==> flow/design.v <==
module bldc_esc #(parameter DATA_WIDTH = 16,parameter debounce = 3)(
  input clk,              		 
  input reset,            		 
  input pwm_en,						 
  input encoder_a,  				 
  input encoder_b,  				 
  input [DATA_WIDTH-1:0] pwm_period,	 
  input [DATA_WIDTH-1:0] period_reference,	 
  input [DATA_WIDTH-1:0] Kp_ext, 
  input [DATA_WIDTH-1:0] Ki_ext, 
  input [DATA_WIDTH-1:0] Kd_ext, 
  input override_internal_pid,		 
  output reg motor_positive,   		 
  output reg motor_negative 			 
);
  reg motor_pwm;
  reg [DATA_WIDTH-1:0] pwm_counter;
  reg [DATA_WIDTH-1:0] pwm_duty_cycle;
  reg [1:0]encoder_state;
  reg [1:0]prev_encoder_state;
  reg [1:0]pwm_direction;
  reg [DATA_WIDTH-1:0] period_speed ; 
  reg [DATA_WIDTH-1:0] speed_ctr;
  reg [DATA_WIDTH-1:0] Kp ;
  reg [DATA_WIDTH-1:0] Ki ;
  reg [DATA_WIDTH-1:0] Kd ;
  reg signed[DATA_WIDTH-1:0] error;
  reg signed[(DATA_WIDTH)-1:0] integral;
  reg signed[DATA_WIDTH-1:0] derivative;
  reg signed [(DATA_WIDTH)-1:0] pid_output;
  reg signed[DATA_WIDTH-1:0] previous_error;
  reg [2:0] encoder_a_shift_reg;
  reg encoder_a_reg;
  reg [2:0] encoder_b_shift_reg;
  reg encoder_b_reg;
 always @(posedge clk or posedge reset) begin
    if (reset) begin
        integral <= 16'b0;
        pwm_counter <= {DATA_WIDTH{1'b0}};
        encoder_state <= 2'b0;
        prev_encoder_state <= 2'b0;
        pwm_direction<=2'b00;
        motor_positive<=1'b0;
        motor_negative<=1'b0;
        Kp <= 16'd1;
        Ki <= 16'd0;
        Kd <= 16'd0;
        speed_ctr<={DATA_WIDTH{1'b0}};
        previous_error <= {DATA_WIDTH{1'b0}};
        error<=8'b0;
        period_speed <= 16'b0;
        pid_output <= 16'b0;
        derivative <= 16'b0;
        pwm_duty_cycle <= 16'b0;
        motor_pwm <= 1'b0;
        encoder_a_shift_reg <= 3'b0;
        encoder_a_reg <= 1'b0;
        encoder_b_shift_reg <= 3'b0;
        encoder_b_reg <= 1'b0;
    end 
    else begin
        encoder_a_shift_reg <= {encoder_a_shift_reg[debounce-2:0],encoder_a};
        if (encoder_a_shift_reg == {debounce{1'b0}} || encoder_a_shift_reg == {debounce{1'b1}})begin
            encoder_a_reg <= encoder_a_shift_reg[0];
        end
        encoder_b_shift_reg <= {encoder_b_shift_reg[debounce-2:0],encoder_b};
        if (encoder_b_shift_reg == {debounce{1'b0}} || encoder_b_shift_reg == {debounce{1'b1}})begin
            encoder_b_reg <= encoder_b_shift_reg[0];
        end
        pid_output <= Kp * error + Ki * integral + Kd * derivative;	 
        if(pid_output<1) begin			 
			pwm_duty_cycle<=pwm_period;
		end 
		else if (pid_output>pwm_period) begin	 
			pwm_duty_cycle<=1;
		end 
		else begin
			pwm_duty_cycle<= pid_output;	 
		end
        derivative <= error - previous_error;
        if (integral + error > 2047) begin  
            integral <= 2047;  
        end 
        else if (integral + error < -2048) begin
            integral <= -2048; 
        end 
        else begin
            integral <= integral + error;  
        end
        previous_error<=error;
        error <= period_reference - period_speed;
        motor_pwm <= (pwm_counter < pwm_duty_cycle) & pwm_en;  
        if (pwm_counter == pwm_period) begin
            pwm_counter <= 16'd0;
        end
        else begin
            pwm_counter <= pwm_counter + 1;
        end
        encoder_state <= {encoder_a_reg, encoder_b_reg};
        prev_encoder_state <= encoder_state;
        case ({encoder_state, prev_encoder_state})
            4'b0100, 4'b1101,4'b1011: begin 
                pwm_direction<=2'b10;
            end
            4'b1000,4'b1110,4'b0111: begin 
                pwm_direction<=2'b01;
            end
            4'b1100, 4'b0011, 4'b1001,4'b0110: begin 
                pwm_direction<=2'b00;
            end
            default: begin
                pwm_direction<=pwm_direction; 
            end
        endcase
        if(pwm_en==1'b0)begin
            motor_positive<=1'b0;
            motor_negative<=1'b0;
		end 
		else begin
            case(pwm_direction)
                2'b00: begin
      				if(period_reference>32767) begin  
						motor_positive<=1'b0;
						motor_negative<=motor_pwm;
					end
					else begin
						motor_positive<=motor_pwm;
						motor_negative<=1'b0;
					end
                end 
                2'b01:begin
                    motor_positive<=1'b0;
                    motor_negative<=motor_pwm;
                end
                2'b10:begin
                    motor_positive<=motor_pwm;
                    motor_negative<=1'b0;
                end
                default: begin
                    motor_positive <= 1'b0;
                    motor_negative <= 1'b0;
                end
            endcase
        end
		if(override_internal_pid) begin
			Kp<=Kp_ext;
			Ki<=Ki_ext;
			Kd<=Kd_ext;
		end 
		else begin
			Kp<=Kp;
			Ki<=Ki;
			Kd<=Kd;
		end
      if((prev_encoder_state[0]==1'b0 && encoder_a_reg==1'b1) || speed_ctr==16'h00ff) begin
            period_speed<=speed_ctr;
            speed_ctr<={DATA_WIDTH{1'b0}};
        end else begin
            speed_ctr<=speed_ctr+1;
        end
    end
 end
endmodule
# Tool chain data of bldc_esc
# Tool output for the design above, in the order of the flow.
# Line numbers count from 1 in the design file above.
# The mark n/a stands for no value.
# setup
top_module	bldc_esc
clock	clk
lib	sky130hd
pvt_corner	tt_025C_1v80

# Word-level counts
# Source: Yosys, flattened and elaborated, memories not mapped. Widths are those after wreduce. Registers that Yosys merges into a memory's read port (data or address) are not register bits. Print and check cells do not count.
# bits
reg_bits	209
output_inout_bits	2
word_cells	81
# classes
add_sub_neg	8
multipliers	3
cmp	6
eq_ne	16
mux	13
bitwise	2
reduce_and_logical	11
# ops
operator	n
multiplier 16 x 16 -> 16 bit	3
two-way mux 16 bit	6
adder 16 bit	3
adder 16 x 1 -> 16 bit (second input constant)	2
subtractor 16 bit	2
equality test 4 bit (second input constant)	6
adder 16 x 16 -> 17 bit	1
greater-than comparator 17 x 12 -> 1 bit (second input constant)	1
< comparator 17 x 12 -> 1 bit (second input constant)	1
greater-than comparator 16 x 15 -> 1 bit (second input constant)	1
greater-than comparator 16 bit	1
< comparator 16 bit	1
equality test 16 bit	1
< comparator 16 x 2 -> 1 bit (second input constant)	1
equality test 16 x 8 -> 1 bit (second input constant)	1
equality test 4 x 3 -> 1 bit (second input constant)	3
equality test 3 bit (second input constant)	2
zero test 3 bit	2
OR reduction 3 bit	2
parallel mux 2 bit (select 3 bit)	1
equality test 4 x 2 -> 1 bit (second input constant)	1
OR reduction 4 bit	1
parallel mux 1 bit (select 2 bit)	2
two-way mux 1 bit	4
logical OR 1 bit	3
nonzero test 3 bit	1
equality test 2 x 1 -> 1 bit (second input constant)	1
equality test 2 bit (second input constant)	1
# Other operator kinds: 4; their cells: 4.

# Depth
# Longest topological path by Yosys (ltp), each cell counted once; first at word level (registers and memories cut), then after technology mapping (sequential cells cut; the memories' decode and read muxes count).
# logic_depth
depth_word	4
abc_area	0
ltp_mapped	25
depth_no_buf	24

# Mapped cells and area
# Yosys stat after the flow's synthesis: flattened, memories mapped to cells. It holds for the ABC_AREA given above (unset counts as 0); a run with the other value may have another netlist.
# The area totals of this step are shown rounded.
# synth_totals
mapped_cells	2364
mapped_area_um2	22800
ffs	210
# types
cell_type	n	area_total_um2
sky130_fd_sc_hd__fa_1	291	5.83E+03
sky130_fd_sc_hd__dfrtp_1	208	5.2E+03
sky130_fd_sc_hd__ha_1	215	2690.08
sky130_fd_sc_hd__inv_1	492	1.85E+03
sky130_fd_sc_hd__and2_1	266	1.66E+03
sky130_fd_sc_hd__xnor2_1	136	1.19E+03
sky130_fd_sc_hd__nand2_1	203	761.981
sky130_fd_sc_hd__mux2_2	50	563.04
sky130_fd_sc_hd__xor2_1	47	411.645
sky130_fd_sc_hd__nor2_1	76	285.274
sky130_fd_sc_hd__a21oi_1	47	235.226
sky130_fd_sc_hd__clkbuf_1	60	225.216
sky130_fd_sc_hd__o21ai_0	44	220.211
sky130_fd_sc_hd__nand3_1	27	135.13
sky130_fd_sc_hd__and3_1	16	100.096
sky130_fd_sc_hd__nor3_1	20	100.096
sky130_fd_sc_hd__o21a_1	12	90.086
sky130_fd_sc_hd__o22ai_1	14	87.584
# Not listed: further types 42, cells in them 140.

# Timing after synthesis
# OpenSTA on the mapped netlist: ideal clock, no wires. The path of least setup slack (recovery checks aside). Input and output delay are each 20% of the period. Register names are those of the netlist, which keeps one name where synthesis merged equal registers.
# synth_timing
path_kind	reg2reg
from	reg error[3]
to	reg pid_output[15]
clock_period_ps	8000
setup_time_ps	80
arrival_ps	6584
required_ps	7920
setup_slack_ps	1336
path_delay_ps	6664
stages	25
period_less_setup_slack_ps	6664
# "path_delay_ps" = arrival - input delay + setup time.
# "stages": output pins that drive a net of the path, with the launching flip-flop's if there is one; two outputs of one cell count as two.
# "period_less_setup_slack_ps" is the clock period less the worst setup slack; recovery checks do not enter. This is arithmetic on one report: input and output delays are still those of the set period (20% each).
# The rows between start and end are the longest chain of elaborated cells between them; the timing report does not say that the signal goes this way. Where chains are equally long, one stands for them.
# A line is the first line of the expression or statement that the cell stems from. Yosys adds cells for indexed reads and writes and turns some case tables into memories.
# synth_between
path_cell_list	sky130_fd_sc_hd__dfrtp_1 -> sky130_fd_sc_hd__clkbuf_1 -> sky130_fd_sc_hd__and2_1 -> sky130_fd_sc_hd__fa_1 -> sky130_fd_sc_hd__inv_1 -> sky130_fd_sc_hd__fa_1 -> sky130_fd_sc_hd__fa_1 -> sky130_fd_sc_hd__inv_1 -> sky130_fd_sc_hd__fa_1 -> sky130_fd_sc_hd__inv_1 -> sky130_fd_sc_hd__fa_1 -> sky130_fd_sc_hd__inv_1 -> sky130_fd_sc_hd__fa_1 -> sky130_fd_sc_hd__fa_1 -> sky130_fd_sc_hd__fa_1 -> sky130_fd_sc_hd__inv_1 -> sky130_fd_sc_hd__fa_1 -> sky130_fd_sc_hd__inv_1 -> sky130_fd_sc_hd__ha_1 -> sky130_fd_sc_hd__inv_1 -> sky130_fd_sc_hd__o21bai_1 -> sky130_fd_sc_hd__a21oi_1 -> sky130_fd_sc_hd__o21ai_0 -> sky130_fd_sc_hd__o41ai_1 -> sky130_fd_sc_hd__xnor2_1
elab_chain_cells	3
cone_cells	3
cone_lines	1
# synth_rtl
item	line_no	rtl
start: declaration	27	reg signed[DATA_WIDTH-1:0] error;
start: assignment	50	error<=8'b0;
start: assignment	91	error <= period_reference - period_speed;
multiplier 16 x 16 -> 16 bit	70	pid_output <= Kp * error + Ki * integral + Kd * derivative;
adder 16 bit x2	70
end: assignment	52	pid_output <= 16'b0;
end: assignment	70
end: declaration	30	reg signed [(DATA_WIDTH)-1:0] pid_output;

# Timing after layout
# Path of least setup slack in the final report of run 1 (OpenROAD, finished layout, wires in). Where an end is a register, its clock arrival counts in the times.
# The report prints the path's times to 10 ps; the period is as set.
# layout_timing
path_kind	reg2reg
from	reg error[4]
to	reg pid_output[15]
clock_period_ps	8000
setup_time_ps	70
arrival_ps	7900
required_ps	8490
setup_slack_ps	590
stages	23
# The rows between start and end are the longest chain of elaborated cells between them; the timing report does not say that the signal goes this way. Where chains are equally long, one stands for them.
# layout_between
path_cell_list	sky130_fd_sc_hd__dfrtp_1 -> sky130_fd_sc_hd__and2_1 -> sky130_fd_sc_hd__fa_1 -> sky130_fd_sc_hd__fa_1 -> sky130_fd_sc_hd__inv_1 -> sky130_fd_sc_hd__fa_1 -> sky130_fd_sc_hd__inv_1 -> sky130_fd_sc_hd__fa_1 -> sky130_fd_sc_hd__inv_1 -> sky130_fd_sc_hd__fa_1 -> sky130_fd_sc_hd__inv_1 -> sky130_fd_sc_hd__fa_1 -> sky130_fd_sc_hd__fa_1 -> sky130_fd_sc_hd__fa_1 -> sky130_fd_sc_hd__inv_1 -> sky130_fd_sc_hd__fa_1 -> sky130_fd_sc_hd__inv_1 -> sky130_fd_sc_hd__ha_1 -> sky130_fd_sc_hd__and3_1 -> sky130_fd_sc_hd__a21oi_1 -> sky130_fd_sc_hd__o21ai_0 -> sky130_fd_sc_hd__o41ai_1 -> sky130_fd_sc_hd__xnor2_1
elab_chain_cells	3
cone_cells	3
cone_lines	1
# layout_rtl
item	line_no	rtl
start: declaration	27	reg signed[DATA_WIDTH-1:0] error;
start: assignment	50	error<=8'b0;
start: assignment	91	error <= period_reference - period_speed;
multiplier 16 x 16 -> 16 bit	70	pid_output <= Kp * error + Ki * integral + Kd * derivative;
adder 16 bit x2	70
end: assignment	52	pid_output <= 16'b0;
end: assignment	70
end: declaration	30	reg signed [(DATA_WIDTH)-1:0] pid_output;

FLOW RESULTS
============

bldc_esc through Yosys and OpenROAD on sky130hd: 3 stored runs, unordered, with their settings and measured results. The constraints put input and output delay at 20% of the set period each and load the outputs with 0.01 pF.
"timing.achieved_period_ps" means the clock period less the worst setup slack. The figure is calculated, with input and output delays left at 20% of the set period.
"worst_path_ps" means the part of the period allowed to the worst setup path (the constraints hold back 20% at inputs and 20% at outputs) less its slack; where the path has registers, the arrival times of their clocks count too.
"worst_path_ps" is given in steps of 10 ps.
The measured numbers are rounded.

Run 1, flow files:
==> flow/run.sh <==
#!/bin/bash
# the make line also repeats the synthesis and layout settings of config.mk as NAME=value (left out here)
make -C /OpenROAD-flow-scripts/flow DESIGN_CONFIG=/design/flow/config.mk WORK_HOME=/design/flow/orfs CLKGATE_MAP_FILE= finish
==> flow/config.mk <==
export PLATFORM = sky130hd
export DESIGN_NAME = bldc_esc
export DESIGN_NICKNAME = bldc_esc
export VERILOG_FILES = /design/flow/design.v
export SDC_FILE = /design/flow/constraint.sdc
export NUM_CORES = 4
export LEC_CHECK = 0
export CAP_MARGIN = 20
export CELL_PAD_IN_SITES_DETAIL_PLACEMENT = 1
export CELL_PAD_IN_SITES_GLOBAL_PLACEMENT = 1
export CORE_ASPECT_RATIO = 1.54
export CORE_MARGIN = 8
export CORE_UTILIZATION = 40
export CTS_CLUSTER_SIZE = 42
export GPL_ROUTABILITY_DRIVEN = 0
export HOLD_SLACK_MARGIN = 0.02
export MAX_ROUTING_LAYER = met4
export PLACE_DENSITY_LB_ADDON = 0.12
export SLEW_MARGIN = 20
export TNS_END_PERCENT = 30
==> flow/constraint.sdc <==
create_clock -name core_clock -period 8.0 [get_ports {clk}]
set_input_delay 1.6000 -clock core_clock [delete_from_list [all_inputs] [get_ports {clk}]]
set_output_delay 1.6000 -clock core_clock [all_outputs]
set_load 0.01 [all_outputs]

==> results of run 1, as CSV <==
result,value
setup_ws_ps,585
design_die_area_um2,64900
stdcell_area_um2,25200
timing.achieved_period_ps,7415
fin_util_frac,0.447
tns_ps,0
worst_path_ps,7410
path_kind,"reg2reg"
timing.hold.ws_ps,378
ys_area_um2,22800

Run 2, flow files:
==> flow/run.sh <==
#!/bin/bash
# the make line also repeats the synthesis and layout settings of config.mk as NAME=value (left out here)
make -C /OpenROAD-flow-scripts/flow DESIGN_CONFIG=/design/flow/config.mk WORK_HOME=/design/flow/orfs CLKGATE_MAP_FILE= finish
==> flow/config.mk <==
export PLATFORM = sky130hd
export DESIGN_NAME = bldc_esc
export DESIGN_NICKNAME = bldc_esc
export VERILOG_FILES = /design/flow/design.v
export SDC_FILE = /design/flow/constraint.sdc
export NUM_CORES = 4
export LEC_CHECK = 0
export CAP_MARGIN = 20
export CORE_MARGIN = 2
export CORE_UTILIZATION = 40
export PLACE_DENSITY = 0.6
export SLEW_MARGIN = 20
==> flow/constraint.sdc <==
create_clock -name core_clock -period 8.0 [get_ports {clk}]
set_input_delay 1.6000 -clock core_clock [delete_from_list [all_inputs] [get_ports {clk}]]
set_output_delay 1.6000 -clock core_clock [all_outputs]
set_load 0.01 [all_outputs]

==> results of run 2, as CSV <==
result,value
design_die_area_um2,58800
timing.achieved_period_ps,7312
fin_util_frac,0.452
stdcell_area_um2,25400
ys_area_um2,22800
tns_ps,0
setup_ws_ps,688
worst_path_ps,7310
path_kind,"reg2reg"
timing.hold.ws_ps,376

Run 3, flow files:
==> flow/run.sh <==
#!/bin/bash
# the make line also repeats the synthesis and layout settings of config.mk as NAME=value (left out here)
make -C /OpenROAD-flow-scripts/flow DESIGN_CONFIG=/design/flow/config.mk WORK_HOME=/design/flow/orfs CLKGATE_MAP_FILE= finish
==> flow/config.mk <==
export PLATFORM = sky130hd
export DESIGN_NAME = bldc_esc
export DESIGN_NICKNAME = bldc_esc
export VERILOG_FILES = /design/flow/design.v
export SDC_FILE = /design/flow/constraint.sdc
export NUM_CORES = 4
export LEC_CHECK = 0
export CAP_MARGIN = 20
export CORE_ASPECT_RATIO = 1.17
export CORE_MARGIN = 2
export CORE_UTILIZATION = 57
export CTS_CLUSTER_DIAMETER = 65
export MAX_ROUTING_LAYER = met5
export MIN_ROUTING_LAYER = met1
export SETUP_SLACK_MARGIN = 1.2
export SLEW_MARGIN = 20
==> flow/constraint.sdc <==
create_clock -name core_clock -period 5.45 [get_ports {clk}]
set_input_delay 1.0900 -clock core_clock [delete_from_list [all_inputs] [get_ports {clk}]]
set_output_delay 1.0900 -clock core_clock [all_outputs]
set_load 0.01 [all_outputs]

==> results of run 3, as CSV <==
result,value
timing.hold.ws_ps,386
setup_ws_ps,-1210
tns_ps,-8660
timing.achieved_period_ps,6664
fin_util_frac,0.695
worst_path_ps,6660
path_kind,"reg2reg"
design_die_area_um2,41500
ys_area_um2,22800
stdcell_area_um2,27500
